==> flow/design.v <==
`timescale 10ns / 1ns
`timescale 10ns / 1ns
module riscv_cpu(
	input  rst,
	input  clk,
	output reg [31:0] PC,
	output Inst_Req_Valid,
	input Inst_Req_Ack,
	input  [31:0] Instruction,
	input Inst_Valid,
	output Inst_Ack,
	output [31:0] Address,
	output MemWrite,
	output [31:0] Write_data,
	output [3:0] Write_strb,
	output MemRead,
	input Mem_Req_Ack,
	input  [31:0] Read_data,
	input Read_data_Valid,
	output Read_data_Ack
);
reg [31:0] IR ;
reg [31:0] MDR;
reg [31:0] PC_reg;
reg [31:0] ALU_reg;
reg [31:0] RF_reg1;
reg [31:0] RF_reg2;
wire RegWrite_Valid;
wire MemRead_Valid ;
wire MemWrite_Valid;
wire [31:0] ALUResult;
wire        zero     ;
wire [31:0] PCset   ;
wire [31:0] PCadd4  ;
wire [31:0] PCoffset;
wire [31:0] signextend_out;
wire [31:0] zeroextend_out;
wire [31:0] shiftleft2_out;
wire [31:0]sext;
wire [31:0]sext_b;
wire [31:0]sext_u;
wire [9:0]ALUOp;
wire [2:0]ALUSrcA;
wire [2:0]ALUSrcB;
wire [3:0]RegSrc;
wire [1:0]Branch;
wire      Reg_Write;   
wire      RegWrite;
wire      BranchPerf;
wire [7:0]MemSrc;
wire      DataRead; 
wire      PCWrite;
wire      IRWrite;
wire      PCSrc;
wire [4 :0] RF_waddr ;
wire [4 :0] RF_raddr1;
wire [4 :0] RF_raddr2;
wire        RF_wen   ;
wire [31:0] RF_wdata ;
wire [31:0] RF_rdata1;
wire [31:0] RF_rdata2;
wire [31:0] ALU_data1;
wire [31:0] ALU_data2;
wire [31:0] MemOutput;
wire [31:0] RegOutput;
wire IR_wen;
assign IR_wen = ~DataRead & IRWrite;
always @(posedge clk) 
begin
    IR <= IR_wen ? Instruction : IR;
end
always @(posedge clk) 
begin
    MDR <= DataRead ? Read_data : MDR;
end
always @(posedge clk) 
begin
    ALU_reg <= ALUResult;
end
always @(posedge clk) 
begin
    RF_reg1 <= RF_rdata1;
end
always @(posedge clk) 
begin
    RF_reg2 <= RF_rdata2;
end
always @(posedge clk) 
begin
    if(rst)
        PC_reg <= PC_reg;
    else
        PC_reg <= PC;
end
always@(posedge clk) 
begin
    if(rst)
         PC <= 32'd0;
    else                  
        PC <= (PCWrite | BranchPerf) ? PCset : PC;           
end
assign BranchPerf = (Branch[0] & zero) | (Branch[1] &~zero);
assign PCset = PCSrc ? ALUResult : ALU_reg; 
control Control(
    clk,
    rst,
    Inst_Req_Ack,
    IR,
    Inst_Valid,
    Mem_Req_Ack,
    Read_data_Valid,
    sext,
    sext_b,
    sext_u,    
    ALUOp,
    ALUSrcA,
    ALUSrcB,
    RegSrc,
    Branch,
    RegWrite,   
    MemSrc,
    Inst_Req_Valid,  
    Inst_Ack,
    MemRead,
    MemWrite, 
    Read_data_Ack,
    DataRead, 
    PCWrite,
    IRWrite,
    PCSrc
);
assign RF_waddr  = IR[11: 7];
assign RF_raddr1 = IR[19:15];
assign RF_raddr2 = IR[24:20];
assign RF_wen    = RegWrite ;
reg_file Reg_file(
    clk,
    rst,
    RF_waddr,
    RF_raddr1,
    RF_raddr2,
    RF_wen,
    RF_wdata,
    RF_rdata1,
    RF_rdata2
);
assign ALU_data1  = (ALUSrcA == 2'b01) ? PC      :
                    (ALUSrcA == 2'b10) ? PC-4    :
                                         RF_reg1 ; 
assign ALU_data2  = (ALUSrcB == 2'b01) ? sext     : 
                    (ALUSrcB == 2'b10) ? sext_b   :
                    (ALUSrcB == 2'b11) ? 32'd4    :
                                         RF_reg2;
alu ALU(
    ALU_data1,
    ALU_data2,
    ALUOp,
    zero,
    ALUResult
);
mem_operation MemOperation(
    MemSrc,
    MDR,
    RF_reg2,
    ALU_reg[1:0],
    MemOutput,
    RegOutput,
    Write_strb
);
assign Address    = {ALU_reg[31:2], 2'b00};
assign Write_data = RegOutput;
assign RF_wdata = RegSrc[0] ? MemOutput:
                  RegSrc[1] ? sext_u:
                  RegSrc[2] ? PC_reg:
                  RegSrc[3] ? ALU_reg:                 
                              ALU_reg;
endmodule
`timescale 10ns / 1ns
module control(
    input clk,
    input rst,
    input  Inst_Req_Ack,
    input  [31:0]inst,
    input  Inst_Valid,
    input  Mem_Req_Ack,
    input  Read_data_Valid,
    output [31:0]sext,
    output [31:0]sext_b,
    output [31:0]sext_u,        
    output [9:0]alu_op,
    output [2:0]alu_src_a,
    output [2:0]alu_src_b,
    output [3:0]reg_src,
    output [1:0]branch,
    output      reg_write,   
    output [7:0]mem_src,
    output Inst_Req_Valid,  
    output Inst_Ack,
    output MemRead,
    output MemWrite, 
    output Read_data_Ack,
    output data_read, 
    output pc_write,
    output ir_write,
    output pc_src
);
wire  [6:0]inst_6_0  ;
wire  [2:0]inst_14_12;
wire  [6:0]inst_31_25;
assign inst_6_0   = inst[6 : 0];
assign inst_14_12 = inst[14:12];
assign inst_31_25 = inst[31:25];
wire type_j;
wire type_r;
wire type_s;
wire type_b;
wire type_i;
wire type_u;
wire type_l;
wire type_ical ;
assign type_j = (inst_6_0==7'b1101111);
assign type_r = (inst_6_0==7'b0110011);
assign type_s = (inst_6_0==7'b0100011);
assign type_b = (inst_6_0==7'b1100011);
assign type_i =  type_l   | type_ical | inst_jalr;
assign type_u  =  inst_lui | inst_auipc;
assign type_ical = (inst_6_0==7'b0010011);
assign type_l    = (inst_6_0==7'b0000011);
wire inst_lui  ;
wire inst_auipc;
wire inst_jal  ;
wire inst_jalr ;
wire inst_beq  ;
wire inst_bne  ;
wire inst_blt  ;
wire inst_bge  ;
wire inst_bltu ;
wire inst_bgeu ;
wire inst_lb   ;
wire inst_lh   ;
wire inst_lw   ;
wire inst_lbu  ;
wire inst_lhu  ;
wire inst_sb   ;
wire inst_sh   ;
wire inst_sw   ;
wire inst_addi ;
wire inst_slti ;
wire inst_sltiu;
wire inst_xori ;
wire inst_ori  ;
wire inst_andi ;
wire inst_slli ;
wire inst_srli ;
wire inst_srai ;
wire inst_add  ;
wire inst_sub  ;
wire inst_sll  ;
wire inst_slt  ;
wire inst_sltu ;
wire inst_xor  ;
wire inst_srl  ;
wire inst_sra  ;
wire inst_or   ;
wire inst_and  ;
assign inst_lui   = (inst_6_0==7'b0110111  );
assign inst_auipc = (inst_6_0==7'b0010111);
assign inst_jal   = (type_j);
assign inst_jalr  = (inst_6_0==7'b1100111 & inst_14_12==3'b000 );
assign inst_beq   = (type_b & inst_14_12==3'b000  );
assign inst_bne   = (type_b & inst_14_12==3'b001  );
assign inst_blt   = (type_b & inst_14_12==3'b100  );
assign inst_bge   = (type_b & inst_14_12==3'b101  );
assign inst_bltu  = (type_b & inst_14_12==3'b110 );
assign inst_bgeu  = (type_b & inst_14_12==3'b111 );
assign inst_lb    = (type_l & inst_14_12==3'b000   );
assign inst_lh    = (type_l & inst_14_12==3'b001   );
assign inst_lw    = (type_l & inst_14_12==3'b010   );
assign inst_lbu   = (type_l & inst_14_12==3'b100  );
assign inst_lhu   = (type_l & inst_14_12==3'b101  );
assign inst_sb    = (type_s & inst_14_12==3'b000   );
assign inst_sh    = (type_s & inst_14_12==3'b001   );
assign inst_sw    = (type_s & inst_14_12==3'b010   );
assign inst_addi  = (type_ical & inst_14_12==3'b000 );
assign inst_slti  = (type_ical & inst_14_12==3'b010 );
assign inst_sltiu = (type_ical & inst_14_12==3'b011);
assign inst_xori  = (type_ical & inst_14_12==3'b100 );
assign inst_ori   = (type_ical & inst_14_12==3'b110  );
assign inst_andi  = (type_ical & inst_14_12==3'b111 );
assign inst_slli  = (type_ical & inst_14_12==3'b001 & inst_31_25==7'b0000000);
assign inst_srli  = (type_ical & inst_14_12==3'b101 & inst_31_25==7'b0000000);
assign inst_srai  = (type_ical & inst_14_12==3'b101 & inst_31_25==7'b0100000);
assign inst_add   = (type_r & inst_14_12==3'b000  & inst_31_25==7'b0000000);
assign inst_sub   = (type_r & inst_14_12==3'b000  & inst_31_25==7'b0100000);
assign inst_sll   = (type_r & inst_14_12==3'b001  & inst_31_25==7'b0000000);
assign inst_slt   = (type_r & inst_14_12==3'b010  & inst_31_25==7'b0000000);
assign inst_sltu  = (type_r & inst_14_12==3'b011 & inst_31_25==7'b0000000);
assign inst_xor   = (type_r & inst_14_12==3'b100  & inst_31_25==7'b0000000);
assign inst_srl   = (type_r & inst_14_12==3'b101  & inst_31_25==7'b0000000);
assign inst_sra   = (type_r & inst_14_12==3'b101  & inst_31_25==7'b0100000);
assign inst_or    = (type_r & inst_14_12==3'b110   & inst_31_25==7'b0000000);
assign inst_and   = (type_r & inst_14_12==3'b111  & inst_31_25==7'b0000000);
wire [9:0]alu_op_tmp     ;
wire [2:0]alu_src_a_tmp  ;
wire [2:0]alu_src_b_tmp  ;
wire [3:0]reg_src_tmp    ;
wire [1:0]branch_tmp     ;
wire      reg_write_tmp  ;    
wire [7:0]mem_src_tmp    ;
assign alu_op_tmp[0] = type_l     | type_s    | inst_jalr  |
                       inst_addi  | inst_add  | inst_jal   |
                       inst_auipc ;
assign alu_op_tmp[1] = inst_beq   | inst_bne  | inst_sub   ;
assign alu_op_tmp[2] = inst_blt   | inst_bge  | inst_slti  |
                       inst_slt   ;
assign alu_op_tmp[3] = inst_bltu  | inst_bgeu | inst_sltiu |
                       inst_sltu  ;
assign alu_op_tmp[4] = inst_andi  | inst_and  ;
assign alu_op_tmp[5] = inst_or    | inst_ori  ;
assign alu_op_tmp[6] = inst_xor   | inst_xori ;
assign alu_op_tmp[7] = inst_sll   | inst_slli ;
assign alu_op_tmp[8] = inst_srl   | inst_srli ;
assign alu_op_tmp[9] = inst_sra   | inst_srai ; 
assign alu_src_a_tmp = (inst_auipc | type_j) ? 2'b10: 2'b00;   
assign alu_src_b_tmp = (type_i | type_s | type_j | inst_auipc) ? 2'b01: 2'b00; 
assign branch_tmp[0] = inst_beq   | inst_bge  | inst_bgeu ;
assign branch_tmp[1] = inst_bne   | inst_blt  | inst_bltu ;
assign mem_src_tmp[0] = inst_lw   ;
assign mem_src_tmp[1] = inst_lb   ;
assign mem_src_tmp[2] = inst_lbu  ;
assign mem_src_tmp[3] = inst_lh   ;
assign mem_src_tmp[4] = inst_lhu  ;
assign mem_src_tmp[5] = inst_sw   ;
assign mem_src_tmp[6] = inst_sb   ;
assign mem_src_tmp[7] = inst_sh   ;
assign reg_write_tmp  = type_u | type_r | type_j | type_ical | inst_jalr | type_l;
assign reg_src_tmp[0] = type_l   ;
assign reg_src_tmp[1] = inst_lui ;
assign reg_src_tmp[2] = inst_jalr| type_j;
assign reg_src_tmp[3] = 1'b0;
wire [31:0]imm_i;
wire [31:0]imm_s;
wire [31:0]imm_b;
wire [31:0]imm_u;
wire [31:0]imm_j;
assign imm_i  = {{21{inst[31]}}, inst[30:20]};
assign imm_s  = {{21{inst[31]}}, inst[30:25], inst[11:7]};
assign imm_b  = {{20{inst[31]}}, inst[7], inst[30:25], inst[11:8], 1'b0};
assign imm_u  = {inst[31:12], 12'b0};
assign imm_j  = {{12{inst[31]}}, inst[19:12], inst[20], inst[30:21], 1'b0};
assign sext = ({32{type_i}} & {imm_i})
            | ({32{type_s}} & {imm_s})
            | ({32{type_b}} & {imm_b})
            | ({32{type_u}} & {imm_u})
            | ({32{type_j}} & {imm_j});
assign sext_b = imm_b;
assign sext_u = imm_u;
reg [3:0]current_state;
wire [3:0]next_state;
wire [ 3:0] IF_next;
wire [ 3:0] IW_next;
wire [ 3:0] ID_next;
wire [ 3:0] EX_next;  
wire [ 3:0] LD_next;
wire [ 3:0] RW_next;
wire [ 3:0] ST_next;
wire [ 3:0] WB_next;
assign IF_next    = (Inst_Req_Ack) ? 4'b0001: 4'b0000; 
assign IW_next    = (Inst_Valid)   ? 4'b0010: 4'b0001;  
assign ID_next    = 4'b0011;
assign EX_next    = (type_l) ? 4'b0110:
                    (type_s) ? 4'b0101:
                    (type_b) ? 4'b0000:
                               4'b0100;                                             
assign LD_next    = (Mem_Req_Ack)     ? 4'b0111: 4'b0110 ;
assign RW_next    = (Read_data_Valid) ? 4'b0100 : 4'b0111;
assign ST_next    = (Mem_Req_Ack)     ? 4'b0000 : 4'b0101 ;
assign WB_next    = 4'b0000;
assign next_state = (current_state == 4'b0000)  ? IF_next :
                    (current_state == 4'b0001)  ? IW_next :
                    (current_state == 4'b0010)  ? ID_next :
                    (current_state == 4'b0011)  ? EX_next :
                    (current_state == 4'b0110)  ? LD_next :
                    (current_state == 4'b0111) ? RW_next :
                    (current_state == 4'b0101)  ? ST_next :
                    (current_state == 4'b0100)  ? WB_next :
                                            4'b0000;
always@(posedge clk) begin     
    current_state <= (rst) ? 4'b1000 : next_state;
end
assign Inst_Req_Valid = (current_state == 4'b0000);    
assign Inst_Ack       = (current_state == 4'b0001 || current_state == 4'b1000);  
assign MemRead        = (current_state == 4'b0110);
assign MemWrite       = (current_state == 4'b0101);      
assign Read_data_Ack  = (current_state == 4'b0111);
assign alu_op    = (current_state == 4'b0000 || current_state == 4'b0010) ? 10'b0000000001:   
                   alu_op_tmp   ;
assign alu_src_a = (current_state == 4'b0000) ? 2'b01:
                   (current_state == 4'b0010) ? 2'b10:  
                   alu_src_a_tmp; 
assign alu_src_b = (current_state == 4'b0000) ? 2'b11:
                   (current_state == 4'b0010) ? 2'b10:
                   alu_src_b_tmp;
assign reg_src   = (current_state == 4'b0100) ? reg_src_tmp : 3'b0001;
assign branch    = (current_state == 4'b0000 || current_state == 4'b0001 || current_state == 4'b0010 || current_state == 4'b1000) ? 2'b0 : branch_tmp ;
assign mem_src   = (current_state == 4'b0000 || current_state == 4'b0001 || current_state == 4'b0010 || current_state == 4'b1000) ? 8'b0 : mem_src_tmp;
assign reg_write = (current_state == 4'b0100) ? reg_write_tmp : 1'b0;
assign data_read = (current_state == 4'b0111 && Read_data_Ack && Read_data_Valid);  
assign pc_write  = (current_state == 4'b0000 && Inst_Req_Ack  && Inst_Req_Valid || current_state == 4'b0011 && (type_j || inst_jalr));
assign ir_write  = (current_state == 4'b0001 && Inst_Valid && Inst_Ack);     
assign pc_src    = (current_state == 4'b0000 || current_state == 4'b0011 && (type_j || inst_jalr));
endmodule
`timescale 10ns / 1ns
module alu(
    input [32 - 1:0] A,
    input [32 - 1:0] B,
    input [9:0] alu_op,
    output Zero,
    output [32 - 1:0] Result
);
wire alu_add ;    
wire alu_sub ;    
wire alu_slt ;    
wire alu_sltu;    
wire alu_and ;    
wire alu_or  ;    
wire alu_xor ;    
wire alu_sll ;    
wire alu_srl ;    
wire alu_sra ;    
assign alu_add  = alu_op[0];
assign alu_sub  = alu_op[1];
assign alu_slt  = alu_op[2];
assign alu_sltu = alu_op[3];
assign alu_and  = alu_op[4];
assign alu_or   = alu_op[5];
assign alu_xor  = alu_op[6];
assign alu_sll  = alu_op[7];
assign alu_srl  = alu_op[8];
assign alu_sra  = alu_op[9];
wire [31:0] add_sub_result; 
wire [31:0] slt_result; 
wire [31:0] sltu_result;
wire [31:0] and_result;
wire [31:0] or_result;
wire [31:0] xor_result;
wire [31:0] sll_result; 
wire [31:0] srl_result; 
wire [31:0] sra_result; 
wire [31:0] adder_a     ;
wire [31:0] adder_b     ;
wire [33:0] adder_result;
wire        adder_cin   ;
assign adder_a      = A;
assign adder_b      = (alu_sub | alu_slt) ? ~B : B;
assign adder_cin    = (alu_sub | alu_slt);
assign adder_result = {adder_a,adder_cin} + {adder_b,adder_cin};
assign add_sub_result = adder_result[32:1];
assign slt_result[31:1] = 31'b0;
assign slt_result[0]    = (A[31]  & ~B[31])
                        | ((A[31] ~^ B[31]) & adder_result[32]);
assign sltu_result[31:1] = 31'b0;
assign sltu_result[0]    = (A < B);                        
assign and_result = A & B;
assign or_result  = A | B;
assign xor_result = A ^ B;
assign sll_result = A << B[4:0];
assign sra_result = {{31{A[31]}}, 1'b0} << ~(B[4:0]) | A >> B[4:0];
assign srl_result = A >> B[4:0];
assign Zero     = ({Result} == 32'b0);
assign Result     = ({32{alu_add | alu_sub}} & add_sub_result)
                  | ({32{alu_slt          }} & slt_result    )
                  | ({32{alu_sltu         }} & sltu_result   )
                  | ({32{alu_and          }} & and_result    )
                  | ({32{alu_or           }} & or_result     )
                  | ({32{alu_xor          }} & xor_result    )
                  | ({32{alu_sll          }} & sll_result    )
                  | ({32{alu_sra          }} & sra_result    )
                  | ({32{alu_srl          }} & srl_result    );                                    
endmodule
`timescale 10ns / 1ns
module mem_operation(
    input  [7 :0]control_code,
    input  [31:0]mem_input,
    input  [31:0]reg_input,
    input  [1 :0]ea,    
    output [31:0]mem_output,
    output [31:0]reg_output,
    output [3 :0]write_strb
);
wire [31:0] lw_result ;
wire [31:0] lb_result ;
wire [31:0] lbu_result;
wire [31:0] lh_result ;
wire [31:0] lhu_result;
assign lw_result  = mem_input;
assign lb_result  = ({32{ea==2'b00}} & {{24{mem_input[ 7]}},mem_input[7 : 0]})
                  | ({32{ea==2'b01}} & {{24{mem_input[15]}},mem_input[15: 8]})
                  | ({32{ea==2'b10}} & {{24{mem_input[23]}},mem_input[23:16]})
                  | ({32{ea==2'b11}} & {{24{mem_input[31]}},mem_input[31:24]});
assign lbu_result = ({32{ea==2'b00}} & {{24'd0},mem_input[7 : 0]})
                  | ({32{ea==2'b01}} & {{24'd0},mem_input[15: 8]})
                  | ({32{ea==2'b10}} & {{24'd0},mem_input[23:16]})
                  | ({32{ea==2'b11}} & {{24'd0},mem_input[31:24]});
assign lh_result  = ({32{ea[1]==1'b0}} & {{16{mem_input[15]}},mem_input[15: 0]})               
                  | ({32{ea[1]==1'b1}} & {{16{mem_input[31]}},mem_input[31:16]});
assign lhu_result = ({32{ea[1]==1'b0}} & {{16'd0},mem_input[15: 0]})
                  | ({32{ea[1]==1'b1}} & {{16'd0},mem_input[31:16]});
assign mem_output = ({32{control_code[0]}} & lw_result )
                  | ({32{control_code[1]}} & lb_result )
                  | ({32{control_code[2]}} & lbu_result)
                  | ({32{control_code[3]}} & lh_result )
                  | ({32{control_code[4]}} & lhu_result); 
wire [3:0] sw_strb ;
wire [3:0] sb_strb ;
wire [3:0] sh_strb ;
assign sw_strb  = 4'b1111;
assign sb_strb  = ({4{ea==2'b00}} & 4'b0001)
                | ({4{ea==2'b01}} & 4'b0010)
                | ({4{ea==2'b10}} & 4'b0100)
                | ({4{ea==2'b11}} & 4'b1000);
assign sh_strb  = ({4{ea[1]==1'b0}} & 4'b0011)
                | ({4{ea[1]==1'b1}} & 4'b1100);
assign write_strb = ({4{control_code[5]}} & sw_strb )
                  | ({4{control_code[6]}} & sb_strb )
                  | ({4{control_code[7]}} & sh_strb );
wire [31:0] sw_result ;
wire [31:0] sb_result ;
wire [31:0] sh_result ;
assign sw_result  = reg_input;
assign sb_result  = ({32{ea[1:0]==2'b00}} & {24'd0,reg_input[ 7: 0]      })
                  | ({32{ea[1:0]==2'b01}} & {16'd0,reg_input[ 7: 0], 8'd0})
                  | ({32{ea[1:0]==2'b10}} & { 8'd0,reg_input[ 7: 0],16'd0})
                  | ({32{ea[1:0]==2'b11}} & {      reg_input[ 7: 0],24'd0});
assign sh_result  = ({32{ea[1]==1'b0 }} & {16'd0,reg_input[15: 0]})
                  | ({32{ea[1]==1'b1 }} & {reg_input[15: 0],16'd0});
assign reg_output = ({32{control_code[5]}} & sw_result )
                  | ({32{control_code[6]}} & sb_result )
                  | ({32{control_code[7]}} & sh_result );
endmodule
`timescale 10 ns / 1 ns
module reg_file(
	input clk,
	input rst,
	input [5 - 1:0] waddr,
	input [5 - 1:0] raddr1,
	input [5 - 1:0] raddr2,
	input wen,
	input [32 - 1:0] wdata,
	output [32 - 1:0] rdata1,
	output [32 - 1:0] rdata2
);
	reg [32-1:0] rf[32 - 1:0];
	assign rdata1=rf[raddr1];
	assign rdata2=rf[raddr2];
	always@(posedge clk)
	begin
	  	if(rst)
	  	begin
	  		rf[0]<=0;
			rf[1]<=0;
	  		rf[2]<=0;
			rf[3]<=0;
	  		rf[4]<=0;
			rf[5]<=0;
	  		rf[6]<=0;
			rf[7]<=0;
	  		rf[8]<=0;
			rf[9]<=0;
	  		rf[10]<=0;
			rf[11]<=0;
	  		rf[12]<=0;
			rf[13]<=0;
	  		rf[14]<=0;
			rf[15]<=0;
	  		rf[16]<=0;
			rf[17]<=0;
	  		rf[18]<=0;
			rf[19]<=0;
	  		rf[20]<=0;
			rf[21]<=0;
	  		rf[22]<=0;
			rf[23]<=0;
	  		rf[24]<=0;
			rf[25]<=0;
	  		rf[26]<=0;
			rf[27]<=0;
	  		rf[28]<=0;
			rf[29]<=0;
	  		rf[30]<=0;
			rf[31]<=0;															
		end
		else 
		begin
			if(wen==1&&waddr!=0)
			begin
				rf[waddr]<=wdata;
			end
		end
	end
endmodule
# Step by step through the tools: riscv_cpu
# Tool output for the design above, in the order of the flow.
# Lines are those of the file above, counted from 1.
# Cell names lack the library's common part.
# Not given: --
# setup
top_module	riscv_cpu
clock_port	clk
cell_library	sky130hd
pvt_corner	tt_025C_1v80

# Word-level counts
# Yosys after proc, flatten, opt, wreduce and memory -nomap, before mapping. Enables and synchronous resets that opt folds into registers are not counted as muxes. Memory bits, and registers merged into a memory's read port (data or address), are not among the register bits. Print and check cells are not counted.
# Yosys's memory passes give these memory sizes; they may raise the number of words (mostly to a power of two), join words into wider ones and drop unused or constant bits.
# bits
ff_bits	164
mem_bits_rw	1024
n_memories	1
inputBits	70
out_inout_bits	105
word_cells	290
# op_classes
n_addsub	2
n_cmp	1
equal	33
shifts	3
muxes	43
logic	180
reduce_and_logical	21
# mem_list
memory	size	word_bits	line_no	source
Reg_file.rf	32	32	553	reg [32-1:0] rf[32 - 1:0];
# op_table
operator	n
bitwise OR 32 bit	32
bitwise AND 32 bit	29
two-way mux 32 bit	12
bitwise AND 32 x 8 -> 32 bit	5
bitwise AND 32 x 16 -> 32 bit	4
bitwise AND 32 x 1 -> 32 bit	2
<< shifter 32 x 5 -> 32 bit	2
bitwise AND 1 bit	49
bitwise OR 1 bit	42
two-way mux 4 bit	9
adder 33 bit	1
bitwise AND 32 x 24 -> 32 bit	1
subtractor 32 x 3 -> 32 bit (second input constant)	1
less-than comparator 32 bit	1
XOR 32 bit	1
right shift 32 x 5 -> 32 bit	1
inverter 32 bit	1
zero test 32 bit	1
equality test 7 x 6 -> 1 bit (second input constant)	4
equality test 7 bit (second input constant)	3
equality test 4 x 3 -> 1 bit (second input constant)	4
equality test 3 x 2 -> 1 bit (second input constant)	5
two-way mux 3 bit	5
equality test 7 x 5 -> 1 bit (second input constant)	2
equality test 3 bit (second input constant)	4
bitwise OR 4 bit	3
two-way mux 2 bit	6
two-way mux 10 bit	1
# Not listed: further kinds 24, cells in them 52.

# Longest topological paths
# Depth = most cells in a row (Yosys ltp): at word level without a register or memory, in the mapped netlist without a sequential cell, where the memories' decode and read muxes count.
# logic_depth
ltp_word	32
ABC_AREA	1
depth_mapped	40
ltp_nobuf	38

# Netlist
# Yosys stat after the flow's synthesis: flattened, memories mapped to cells. It holds for the ABC_AREA given above (unset counts as 0); a run with the other value may have another netlist.
# Totals and module areas in this step are rounded.
# types
cell	n	area_total_um2
edfxtp_1	1120	3.36E+04
nor2_1	2028	7.61E+03
o21ai_0	1203	6.02E+03
nand2_1	1307	4.91E+03
o221ai_1	395	3.46E+03
inv_1	796	2.99E+03
dfxtp_1	137	2742.63
nand3_1	528	2.64E+03
clkbuf_1	637	2.39E+03
ha_1	129	1.61E+03
a21oi_1	294	1.47E+03
o22ai_1	115	719.44
a31oi_1	95	594.32
a32oi_1	61	534.262
xor2_1	39	341.578
buf_4	39	292.781
nor3_1	36	180.173
buf_2	35	175.168
# Other cell types: 45; their cells: 335.
# synth_totals
mapped_cells	9329
area_um2	74600
seqArea_um2	36400
flip_flops	1257
buffers	750

# Worst setup path after synthesis
# Source: OpenSTA report_checks on the synthesized netlist (no wires, ideal clock, input and output delay 20% of the period each), path of least setup slack; recovery checks are left aside. Register names are those of the netlist, which keeps one name where synthesis merged equal registers.
# synth_timing
path_type	input to register
start	input port Read_data_Valid
end	register IR[0]
clock_period_ns	8.5
in_delay_ns	1.700
setup_ns	0.461
t_first_pin_ns	1.700
arrival_ns	4.500
required_ns	8.039
slack_ns	3.539
delay_ns	3.261
stages	3
n_path_buf	0
period_less_setup_slack_ns	4.961
# "delay_ns" is the arrival time less input delay plus setup time.
# "stages" counts driving pins, that of a launching flip-flop among them; a cell with two outputs on the path counts twice.
# "period_less_setup_slack_ns" = period - worst setup slack (recovery checks aside). The figure is calculated, with input and output delays left at 20% of the set period.
# Between the ends stands the longest chain of elaborated cells between them, by number of cells; it is not shown to be the way that was timed. Of several equally long chains one is given.
# A line is the first line of the expression or statement that the cell stems from. Yosys adds cells for indexed reads and writes and turns some case tables into memories.
# synth_via
cell_sequence	nand2_1 > inv_1 > nor3_1
elab_chain_len	3
cone_cells	3
cone_lines	2
classes_between	logic (2); reduce/logical (1)
# synth_lines
item	line_no	source
start: declaration	19	input Read_data_Valid,
logical AND 1 bit	408	assign data_read = (current_state == 4'b0111 && Read_data_Ack && Read_data_Valid);
inverter 1 bit	67	assign IR_wen = ~DataRead & IRWrite;
bitwise AND 1 bit	67
end: assignment	70	IR <= IR_wen ? Instruction : IR;
end: declaration	22	reg [31:0] IR ;
# Some nets on the timed path still bear RTL names; the line given drives or declares the net.
# synth_nets
signal	line_no
Control.data_read	408

# Worst path after layout
# Path of least setup slack in the final report of flow run B (OpenROAD, finished layout, wires in). Where an end is a register, its clock arrival counts in the times.
# layout_timing
path_type	register to register
start	register IR[3]
end	register PC[16]
clock_period_ns	7.92
setup_ns	0.10
t_first_pin_ns	0.78
arrival_ns	7.34
required_ns	8.62
slack_ns	1.28
stages	34
n_path_buf	2
# layout_via
cell_sequence	edfxtp_1 > inv_1 > nand2_1 > nor2_1 > nand2_1 > inv_1 > o21ai_0 > buf_4 > inv_1 > a211oi_1 > a31oi_1 > xor2_1 > ha_1 > a21oi_1 > o21ai_0 > a21oi_1 > inv_1 > a21oi_1 > nand2_1 > nand2_1 > nor2_1 > nor2_1 > nand2_1 > nor2_1 > nand2_1 > nor2_1 > nand2_1 > nor2_1 > nand3_1 > nand3_4 > buf_12 > nand2_1 > nand2_1 > nor2_1
cone_cells	150
classes_between	add/sub (1); compare (1); eq/ne (14); shift (3); mux (15); logic (111); reduce/logical (5)
# layout_lines
item	line_no	source
start: declaration	22	reg [31:0] IR ;
start: assignment	70	IR <= IR_wen ? Instruction : IR;
end: assignment	98	PC <= 32'd0;
end: assignment	100	PC <= (PCWrite | BranchPerf) ? PCset : PC;
end: declaration	6	output reg [31:0] PC,
# Chain of elaborated cells between the ends: none given.
# Some nets on the timed path still bear RTL names; the line given drives or declares the net.
# layout_nets
signal	line_no	source
ALU.Result[20]	471	assign Result     = ({32{alu_add | alu_sub}} & add_sub_result)

# Settings and measured results of 4 stored flow runs for module riscv_cpu (sky130hd), not sorted in any way. The constraints put input and output delay at 20% of the set period each and load the outputs with 0.01 pF.
# "fin_power_w" is the tool's figure for a default switching activity; nothing was simulated.
# The measured numbers are rounded.
# A setting shown as -- is not set for that run.
# Among the results, -- means that no value is shown for the run.
stored run	ABC_AREA	CORE_MARGIN	CORE_UTILIZATION	CTS_CLUSTER_DIAMETER	CTS_CLUSTER_SIZE	HOLD_SLACK_MARGIN	MAX_ROUTING_LAYER	SLEW_MARGIN	period_ns	CAP_MARGIN	CORE_ASPECT_RATIO	PLACE_DENSITY_LB_ADDON	TNS_END_PERCENT	CELL_PAD_IN_SITES_DETAIL_PLACEMENT	CELL_PAD_IN_SITES_GLOBAL_PLACEMENT	GPL_ROUTABILITY_DRIVEN	GPL_TIMING_DRIVEN	PLACE_DENSITY	fin_ws_ns	finish.stdcell_area_um2	yosys_chip_area_um2	fin_hold_ws_ns	final_setup_tns_ns	finish.utilization_frac	die_area_um2	fin_power_w
flow run A	1	9	65	23	82	0.28	met4	10	11.7	20	--	--	--	--	--	--	--	--	--	--	--	--	--	--	--	--
flow run B	1	10	40	--	14	--	--	35	7.92	30	0.84	0.01	70	--	--	--	--	--	1.28	84400	74600	0.483	0.000	0.455	204000	0.0171
flow run C	--	2	66	343	--	--	--	35	6.76	20	1.62	--	--	0	2	1	0	0.91	--	--	--	--	--	--	--	--
flow run D	--	2	31	--	--	--	--	20	8.04	20	--	--	--	--	--	--	--	--	0.506	82600	72200	0.489	0.000	0.356	237000	0.0166
# Flow run A: stopped before the end: routing reported GRT-0116
# Flow run C: stopped before the end: placement reported GPL-0301
